==> flow/design.v <==
module alu_top (
    input             clk,
    input      [15:0] a,
    input      [15:0] b,
    input      [2:0]  opcode,
    input             mode,
    output reg [15:0] result,
    output reg        za,
    output reg        zb,
    output reg        eq,
    output reg        gt,
    output reg        lt
);
    reg [15:0] a_q, b_q;
    reg [2:0]  opcode_q;
    reg        mode_q;
    wire [15:0] alu_out;
    wire        za_w, zb_w, eq_w, gt_w, lt_w;
    ALU u_alu (.a(a_q), .b(b_q), .opcode(opcode_q), .mode(mode_q),
               .outALU(alu_out), .za(za_w), .zb(zb_w), .eq(eq_w), .gt(gt_w), .lt(lt_w));
    always @(posedge clk) begin
        a_q      <= a;
        b_q      <= b;
        opcode_q <= opcode;
        mode_q   <= mode;
        result   <= alu_out;
        za       <= za_w;
        zb       <= zb_w;
        eq       <= eq_w;
        gt       <= gt_w;
        lt       <= lt_w;
    end
endmodule

module arith(a,b,opcode,outau);
input [15:0] a;
input [15:0] b;
input [2:0] opcode;
output [15:0] outau;
reg [15:0] outau;
always@(*)
begin
	case(opcode)
	3'b000: outau = a+b;
	3'b001: outau = a * b;
	3'b010: if (a > b) begin
		outau = a - b;
		end
		else begin
		outau = b - a;
		end
	3'b011: if (a > b) begin
		outau = (b == 16'h0000) ? 16'h0000 : a / b;
		end
		else begin
		outau = (a == 16'h0000) ? 16'h0000 : b / a;
		end
	default outau = 16'h0000;
	endcase
end
endmodule
module logic_unit(a,b,opcode,outlu,za,zb,eq,gt,lt);
input [15:0] a;
input [15:0] b;
input [2:0] opcode;
output [15:0] outlu;
output za, zb,eq,gt,lt;
reg [15:0] outlu;
reg za,zb,eq,gt,lt;
always@(*)
begin
	case(opcode)
	3'b000: outlu = (a & b);
	3'b001: outlu = (a | b);
	3'b010: outlu = (~(a | b));
	3'b011: outlu = (~(a & b));
	3'b100: outlu = (~ a);
	3'b101: outlu = (~ b);
	3'b110: outlu = (a ^ b);
	3'b111: outlu = (~(a ^ b));
	endcase
end
always@(*)
begin
	if( a == b) begin
	eq = 1;
	end
	else begin
	eq = 0;
	end
	if ( a > b) begin
	gt = 1;
	end
	else begin
	gt = 0;
	end
	if ( a < b) begin
	lt = 1;
	end
	else begin
	lt = 0;
	end
	if( a == 16'h0000) begin
	za = 1;
	end
	else begin
	za = 0;
	end
	if (b == 16'h0000) begin
	zb = 1;
	end
	else begin
	zb = 0;
	end
end
endmodule
module ALU( a, b, opcode, mode, outALU, za, zb, eq, gt, lt);
input [15:0] a;
input [15:0] b;
input [2:0] opcode;
input mode;
output [15:0] outALU;
output za, zb, eq, gt, lt;
reg [15:0] outALU;
reg za, zb, eq, gt, lt;
wire [15:0] outau;
wire [15:0] outlu;
wire tza, tzb, teq, tgt, tlt;
arith a1 (.a(a), .b(b), .opcode(opcode), .outau(outau));
logic_unit l1 (.a(a), .b(b), .opcode(opcode), .outlu(outlu), .za(tza), .zb(tzb), .eq(teq), .gt(tgt), .lt(tlt));
always@(*)
begin
	if(mode == 0) begin
	outALU = outau;
	end
	else if (mode == 1) begin
	outALU = outlu;
	end
	else begin
	outALU = 16'h0000;
	end
	za = tza;
	zb = tzb;
	eq = teq;
	gt = tgt;
	lt = tlt;
end
endmodule
Tool chain data of alu_top
What the tools print for alu_top, step after step.
Lines are those of the file above, counted from 1.
Operators: Yosys type, input widths -> output width; for muxes data width and select width s.
{ "design": {"design": "alu_top", "clock": "clk", "cell_library": "sky130hd", "corner": "tt_025C_1v80"} }

Word-level counts
Source: Yosys, flattened and elaborated, memories not mapped. Widths are those after wreduce; folded enables and synchronous resets count as part of the registers. Registers that Yosys merges into a memory's read port (data or address) are not register bits. Print and check cells do not count. Equal cells are merged and count once.
{ "word_totals": {"out_inout_bits": 21, "register_bits": 57, "wordCells": 49} }
{ "op_classes": {"eq_ne": 8, "cmp": 2, "reduce_and_logical": 3, "multipliers": 1, "logic": 8, "n_div": 2, "muxes": 12, "addsub": 3} }
{ "op_table": {"columns": ["op", "count"], "rows": [
  ["$div 16x16->16", 2],
  ["$mul 16x16->16", 1],
  ["$pmux 16 s8", 1],
  ["$not 16->16", 5],
  ["$mux 16", 5],
  ["$pmux 16 s4", 1],
  ["$sub 16x16->16", 2],
  ["$logic_not 16->1", 2],
  ["$add 16x16->16", 1],
  ["$gt 16x16->1", 1],
  ["$lt 16x16->1", 1],
  ["$eq 16x16->1", 1],
  ["$and 16x16->16", 1],
  ["$or 16x16->16", 1],
  ["$xor 16x16->16", 1],
  ["$eq 3x3->1 const B", 4],
  ["$eq 3x2->1 const B", 2],
  ["$mux 1", 5],
  ["$eq 3x1->1 const B", 1],
  ["$logic_not 3->1", 1]
]} }

Logic depth
Yosys ltp: most cells in a row. Word level: on the elaborated netlist, between registers, memories and ports. Mapped: between sequential cells and ports; inverters and the memories' decode and read muxes count.
{ "logic_depth": {"ltp_word": 5, "ABC_AREA": 0, "depth_mapped": 169} }

Synthesis result
Source: synth_stat.txt of the flow (Yosys; design flattened, memories mapped). It holds for the ABC_AREA given above (unset counts as 0); a run with the other value may have another netlist.
{ "synth_totals": {"flip_flops": 57, "seq_area_um2": 1141.1, "buf_cells": 99, "stdcells": 2167, "synth_area_um2": 16218.1} }
{ "types": {"columns": ["cell", "count", "area_total_um2"], "rows": [
  ["sky130_fd_sc_hd__ha_1", 248, 3.1E+03],
  ["sky130_fd_sc_hd__fa_1", 83, 1.66E+03],
  ["sky130_fd_sc_hd__dfxtp_1", 57, 1.14E+03],
  ["sky130_fd_sc_hd__xnor2_1", 99, 867.082],
  ["sky130_fd_sc_hd__nand2_1", 229, 859.574],
  ["sky130_fd_sc_hd__a21oi_1", 167, 835.802],
  ["sky130_fd_sc_hd__nor2_1", 202, 758.227],
  ["sky130_fd_sc_hd__inv_1", 195, 731.952],
  ["sky130_fd_sc_hd__o21ai_0", 112, 560.538],
  ["sky130_fd_sc_hd__mux2i_1", 49, 490.47],
  ["sky130_fd_sc_hd__mux2_2", 37, 416.65],
  ["sky130_fd_sc_hd__xor2_1", 45, 394.128],
  ["sky130_fd_sc_hd__a21o_1", 38, 285.274],
  ["sky130_fd_sc_hd__nor3_1", 52, 260.25],
  ["sky130_fd_sc_hd__o211ai_1", 32, 240.23],
  ["sky130_fd_sc_hd__clkbuf_1", 63, 236.477],
  ["sky130_fd_sc_hd__nand3_1", 41, 205.197],
  ["sky130_fd_sc_hd__o21a_1", 25, 187.68]
]} }
Not listed: further types 76, cells in them 393.
The figures by module come from a second, unflattened synthesis with its own total; it is not the netlist above.
{ "hier_totals": {"cells_unflattened": 2257, "hier_area_um2": 17450.5} }
Each row is one instance without its submodules.
{ "modules": {"columns": ["module", "mod_area_um2", "seq_area_um2", "n_inst", "cells"], "rows": [
  ["arith", 13818.3, 0.0, 1, 1885],
  ["logic_unit", 2242.2, 0.0, 1, 297],
  ["alu_top", 1141.1, 1141.1, 1, 57],
  ["ALU", 249.0, 0.0, 1, 18]
]} }

Path before layout
Path of least setup slack by OpenSTA after synthesis, without wires, with an ideal clock, recovery checks aside; 20% of the period is set as input and as output delay. Where synthesis merged equal registers, the netlist keeps one of their names.
{ "synth_path": {"path_type": "register to register", "from": "register a_q[4]", "to": "register result[0]", "t_first_pin_ps": 0, "required_ps": 44877, "t_arrival_ps": 30382, "slack_ps": 14495, "stages": 148, "clock_period_ps": 45000, "n_path_buf": 18, "delay_ps": 30505, "period_less_setup_slack_ps": 30505} }
"delay_ps" = arrival - input delay + setup time.
"stages" counts driving pins, that of a launching flip-flop among them; a cell with two outputs on the path counts twice.
"period_less_setup_slack_ps" = period - worst setup slack (recovery checks aside). The figure is calculated, with input and output delays left at 20% of the set period.
The rows between start and end are the longest chain of elaborated cells between them; the timing report does not say that the signal goes this way. Where chains are equally long, one stands for them.
A line is the first line of the expression or statement that the cell stems from. Yosys adds cells for indexed reads and writes and turns some case tables into memories.
{ "synth_via": {"path_cell_list": "sky130_fd_sc_hd__dfxtp_1 -> sky130_fd_sc_hd__clkbuf_1 -> sky130_fd_sc_hd__clkinv_1 -> sky130_fd_sc_hd__ha_1 -> sky130_fd_sc_hd__buf_2 -> sky130_fd_sc_hd__nor4_4 -> sky130_fd_sc_hd__o31ai_2 -> sky130_fd_sc_hd__a31oi_4 -> sky130_fd_sc_hd__o21ai_4 -> sky130_fd_sc_hd__inv_4 -> sky130_fd_sc_hd__buf_8 -> sky130_fd_sc_hd__buf_2 -> sky130_fd_sc_hd__buf_1 -> sky130_fd_sc_hd__clkbuf_1 -> sky130_fd_sc_hd__clkbuf_1 -> sky130_fd_sc_hd__nor2_1 -> sky130_fd_sc_hd__a21oi_1 -> sky130_fd_sc_hd__ha_1 -> [... 112 more ...] -> sky130_fd_sc_hd__ha_1 -> sky130_fd_sc_hd__o21a_1 -> sky130_fd_sc_hd__o21a_1 -> sky130_fd_sc_hd__o211ai_1 -> sky130_fd_sc_hd__a31oi_1 -> sky130_fd_sc_hd__nor2_1 -> sky130_fd_sc_hd__a21oi_1 -> sky130_fd_sc_hd__a41oi_1 -> sky130_fd_sc_hd__a21bo_2 -> sky130_fd_sc_hd__clkbuf_1 -> sky130_fd_sc_hd__clkbuf_1 -> sky130_fd_sc_hd__mux2_2 -> sky130_fd_sc_hd__ha_1 -> sky130_fd_sc_hd__a21oi_1 -> sky130_fd_sc_hd__nor4_1 -> sky130_fd_sc_hd__a2111oi_0 -> sky130_fd_sc_hd__and3_1 -> sky130_fd_sc_hd__a21oi_1", "elab_chain_cells": 5, "cells_between": 10} }
{ "synth_lines": {"columns": ["item", "line_no", "source"], "rows": [
  ["start: declaration", 14, "reg [15:0] a_q, b_q;"],
  ["start: assignment", 22, "a_q      <= a;"],
  ["$div 16x16->16", 56, "outau = (a == 16'h0000) ? 16'h0000 : b / a;"],
  ["$mux 16", 56, null],
  ["$mux 16", 52, "3'b011: if (a > b) begin"],
  ["$pmux 16 s4", 43, "case(opcode)"],
  ["$mux 16", 133, "if(mode == 0) begin"],
  ["end: assignment", 26, "result   <= alu_out;"],
  ["end: declaration", 7, "output reg [15:0] result,"]
]} }

Worst path after layout
From the final timing report of job 1: the path of least setup slack in the routed layout; clock arrival at registers is part of the times.
The report prints the path's times to 10 ps; the period is as set.
{ "layout_path": {"path_type": "register to register", "from": "register a_q[0]", "to": "register result[0]", "n_path_buf": 9, "t_arrival_ps": 27040, "stages": 143, "clock_period_ps": 25600, "t_first_pin_ps": 360, "required_ps": 25850, "slack_ps": -1190} }
The rows between start and end are the longest chain of elaborated cells between them; the timing report does not say that the signal goes this way. Where chains are equally long, one stands for them.
{ "layout_via": {"path_cell_list": "sky130_fd_sc_hd__dfxtp_4 -> sky130_fd_sc_hd__inv_4 -> sky130_fd_sc_hd__ha_4 -> sky130_fd_sc_hd__inv_2 -> sky130_fd_sc_hd__fa_2 -> sky130_fd_sc_hd__nor3b_4 -> sky130_fd_sc_hd__o31ai_4 -> sky130_fd_sc_hd__a31oi_4 -> sky130_fd_sc_hd__o21ai_4 -> sky130_fd_sc_hd__inv_4 -> sky130_fd_sc_hd__mux2i_4 -> sky130_fd_sc_hd__ha_4 -> sky130_fd_sc_hd__nand3_2 -> sky130_fd_sc_hd__and2_4 -> sky130_fd_sc_hd__ha_4 -> sky130_fd_sc_hd__o21ai_2 -> sky130_fd_sc_hd__nand2b_1 -> sky130_fd_sc_hd__nand2_1 -> [... 107 more ...] -> sky130_fd_sc_hd__a21oi_4 -> sky130_fd_sc_hd__ha_4 -> sky130_fd_sc_hd__o21a_1 -> sky130_fd_sc_hd__o21a_1 -> sky130_fd_sc_hd__o211ai_1 -> sky130_fd_sc_hd__a31oi_1 -> sky130_fd_sc_hd__nor2_1 -> sky130_fd_sc_hd__a21oi_2 -> sky130_fd_sc_hd__a41oi_2 -> sky130_fd_sc_hd__a21bo_4 -> sky130_fd_sc_hd__buf_4 -> sky130_fd_sc_hd__mux2_2 -> sky130_fd_sc_hd__ha_1 -> sky130_fd_sc_hd__o21a_1 -> sky130_fd_sc_hd__o21ai_0 -> sky130_fd_sc_hd__a21oi_1 -> sky130_fd_sc_hd__o2111ai_1 -> sky130_fd_sc_hd__a21oi_2", "elab_chain_cells": 5, "cells_between": 22} }
{ "layout_lines": {"columns": ["item", "line_no", "source"], "rows": [
  ["start: declaration", 14, "reg [15:0] a_q, b_q;"],
  ["start: assignment", 22, "a_q      <= a;"],
  ["$div 16x16->16", 56, "outau = (a == 16'h0000) ? 16'h0000 : b / a;"],
  ["$mux 16", 56, null],
  ["$mux 16", 52, "3'b011: if (a > b) begin"],
  ["$pmux 16 s4", 43, "case(opcode)"],
  ["$mux 16", 133, "if(mode == 0) begin"],
  ["end: assignment", 26, "result   <= alu_out;"],
  ["end: declaration", 7, "output reg [15:0] result,"]
]} }

## Implementation results

Measured data: module alu_top, platform sky130hd, 4 stored runs of the flow under differing settings, order arbitrary. Input and output delays are each 20% of the period that was set; the output load is 0.01 pF.
"achieved_clock_period_ps" is the run's clock period less its worst setup slack. It is reckoned from that one timing run; input and output delays stay at 20% of the period that was set.
"worst_path_ps" = time allowed to the worst setup path (clock period - input delay - output delay, where it has them) - its slack; a late launch clock adds to it, a late capture clock takes from it.
"total_power_uw" is the tool's figure for a default switching activity; nothing was simulated.
"worst_path_ps" is known to 10 ps.

Job 1
==> flow/run.sh <==
#!/bin/bash
# the make line also repeats the synthesis and layout settings of config.mk as NAME=value (left out here)
make -C /OpenROAD-flow-scripts/flow DESIGN_CONFIG=/design/flow/config.mk WORK_HOME=/design/flow/orfs CLKGATE_MAP_FILE= finish
==> flow/config.mk <==
export PLATFORM = sky130hd
export DESIGN_NAME = alu_top
export DESIGN_NICKNAME = alu_top
export VERILOG_FILES = /design/flow/design.v
export SDC_FILE = /design/flow/constraint.sdc
export NUM_CORES = 4
export LEC_CHECK = 0
export CAP_MARGIN = 20
export CELL_PAD_IN_SITES_GLOBAL_PLACEMENT = 1
export CORE_MARGIN = 8
export CORE_UTILIZATION = 16
export CTS_CLUSTER_SIZE = 36
export PLACE_DENSITY = 0.93
export SETUP_SLACK_MARGIN = 2.5
export SLEW_MARGIN = 25
==> flow/constraint.sdc <==
create_clock -name core_clock -period 25.6 [get_ports {clk}]
set_input_delay 5.1200 -clock core_clock [delete_from_list [all_inputs] [get_ports {clk}]]
set_output_delay 5.1200 -clock core_clock [all_outputs]
set_load 0.01 [all_outputs]

==> results of job 1, as JSON <==
{
  "final_die_area_um2": 111807.0,
  "total_power_uw": 1795,
  "worst_path_ps": 26790,
  "critical_path_type": "register to register",
  "timing.setup.ws_ps": -1191,
  "final_hold_ws_ps": 800,
  "achieved_clock_period_ps": 26791,
  "yosys_chip_area_um2": 16218.1,
  "total_negative_slack_ps": -1618,
  "final_cell_area_um2": 25179.1,
  "finalUtil_pct": 25.1
}

Job 2
==> flow/run.sh <==
#!/bin/bash
# the make line also repeats the synthesis and layout settings of config.mk as NAME=value (left out here)
make -C /OpenROAD-flow-scripts/flow DESIGN_CONFIG=/design/flow/config.mk WORK_HOME=/design/flow/orfs CLKGATE_MAP_FILE= finish
==> flow/config.mk <==
export PLATFORM = sky130hd
export DESIGN_NAME = alu_top
export DESIGN_NICKNAME = alu_top
export VERILOG_FILES = /design/flow/design.v
export SDC_FILE = /design/flow/constraint.sdc
export NUM_CORES = 4
export LEC_CHECK = 0
export ABC_AREA = 0
export CAP_MARGIN = 20
export CELL_PAD_IN_SITES_GLOBAL_PLACEMENT = 1
export CORE_ASPECT_RATIO = 0.59
export CORE_MARGIN = 2
export CORE_UTILIZATION = 36
export CTS_CLUSTER_DIAMETER = 73
export SETUP_SLACK_MARGIN = 1.4
export SLEW_MARGIN = 40
==> flow/constraint.sdc <==
create_clock -name core_clock -period 30.8 [get_ports {clk}]
set_input_delay 6.1600 -clock core_clock [delete_from_list [all_inputs] [get_ports {clk}]]
set_output_delay 6.1600 -clock core_clock [all_outputs]
set_load 0.01 [all_outputs]

==> results of job 2, as JSON <==
{
  "final_hold_ws_ps": 790,
  "final_die_area_um2": 46822.7,
  "yosys_chip_area_um2": 16218.1,
  "final_cell_area_um2": 19932.9,
  "achieved_clock_period_ps": 28294,
  "finalUtil_pct": 45.0,
  "total_negative_slack_ps": 0,
  "timing.setup.ws_ps": 2506,
  "worst_path_ps": 28290,
  "critical_path_type": "register to register",
  "total_power_uw": 1339
}

Job 3
==> flow/run.sh <==
#!/bin/bash
# the make line also repeats the synthesis and layout settings of config.mk as NAME=value (left out here)
make -C /OpenROAD-flow-scripts/flow DESIGN_CONFIG=/design/flow/config.mk WORK_HOME=/design/flow/orfs CLKGATE_MAP_FILE= finish
==> flow/config.mk <==
export PLATFORM = sky130hd
export DESIGN_NAME = alu_top
export DESIGN_NICKNAME = alu_top
export VERILOG_FILES = /design/flow/design.v
export SDC_FILE = /design/flow/constraint.sdc
export NUM_CORES = 4
export LEC_CHECK = 0
export ABC_AREA = 1
export CAP_MARGIN = 15
export CELL_PAD_IN_SITES_DETAIL_PLACEMENT = 2
export CELL_PAD_IN_SITES_GLOBAL_PLACEMENT = 3
export CORE_MARGIN = 2
export CORE_UTILIZATION = 40
export CTS_CLUSTER_SIZE = 66
export GPL_ROUTABILITY_DRIVEN = 0
export GPL_TIMING_DRIVEN = 0
export HOLD_SLACK_MARGIN = -0.02
export SETUP_SLACK_MARGIN = 5.0
export SLEW_MARGIN = 25
export TNS_END_PERCENT = 95
==> flow/constraint.sdc <==
create_clock -name core_clock -period 45.0 [get_ports {clk}]
set_input_delay 9.0000 -clock core_clock [delete_from_list [all_inputs] [get_ports {clk}]]
set_output_delay 9.0000 -clock core_clock [all_outputs]
set_load 0.01 [all_outputs]

==> results of job 3, as JSON <==
{
  "final_cell_area_um2": 17504.3,
  "final_die_area_um2": 40680.9,
  "yosys_chip_area_um2": 15633.7,
  "finalUtil_pct": 45.3,
  "total_power_uw": 685.6,
  "worst_path_ps": 36890,
  "critical_path_type": "register to register",
  "timing.setup.ws_ps": 8111,
  "total_negative_slack_ps": 0,
  "final_hold_ws_ps": 718,
  "achieved_clock_period_ps": 36889
}

Job 4
==> flow/run.sh <==
#!/bin/bash
# the make line also repeats the synthesis and layout settings of config.mk as NAME=value (left out here)
make -C /OpenROAD-flow-scripts/flow DESIGN_CONFIG=/design/flow/config.mk WORK_HOME=/design/flow/orfs CLKGATE_MAP_FILE= finish
==> flow/config.mk <==
export PLATFORM = sky130hd
export DESIGN_NAME = alu_top
export DESIGN_NICKNAME = alu_top
export VERILOG_FILES = /design/flow/design.v
export SDC_FILE = /design/flow/constraint.sdc
export NUM_CORES = 4
export LEC_CHECK = 0
export CAP_MARGIN = 20
export CELL_PAD_IN_SITES_DETAIL_PLACEMENT = 0
export CORE_MARGIN = 2
export CORE_UTILIZATION = 57
export CTS_CLUSTER_DIAMETER = 297
export PLACE_DENSITY = 0.65
export SETUP_SLACK_MARGIN = -2.0
export SLEW_MARGIN = 20
export TNS_END_PERCENT = 15
==> flow/constraint.sdc <==
create_clock -name core_clock -period 29.8 [get_ports {clk}]
set_input_delay 5.9600 -clock core_clock [delete_from_list [all_inputs] [get_ports {clk}]]
set_output_delay 5.9600 -clock core_clock [all_outputs]
set_load 0.01 [all_outputs]

==> results of job 4, as JSON <==
{
  "final_cell_area_um2": 18378.9,
  "timing.setup.ws_ps": -216,
  "total_negative_slack_ps": -216,
  "final_die_area_um2": 29818.4,
  "achieved_clock_period_ps": 30016,
  "final_hold_ws_ps": 736,
  "yosys_chip_area_um2": 16218.1,
  "total_power_uw": 1192,
  "finalUtil_pct": 65.8,
  "worst_path_ps": 30020,
  "critical_path_type": "register to register"
}
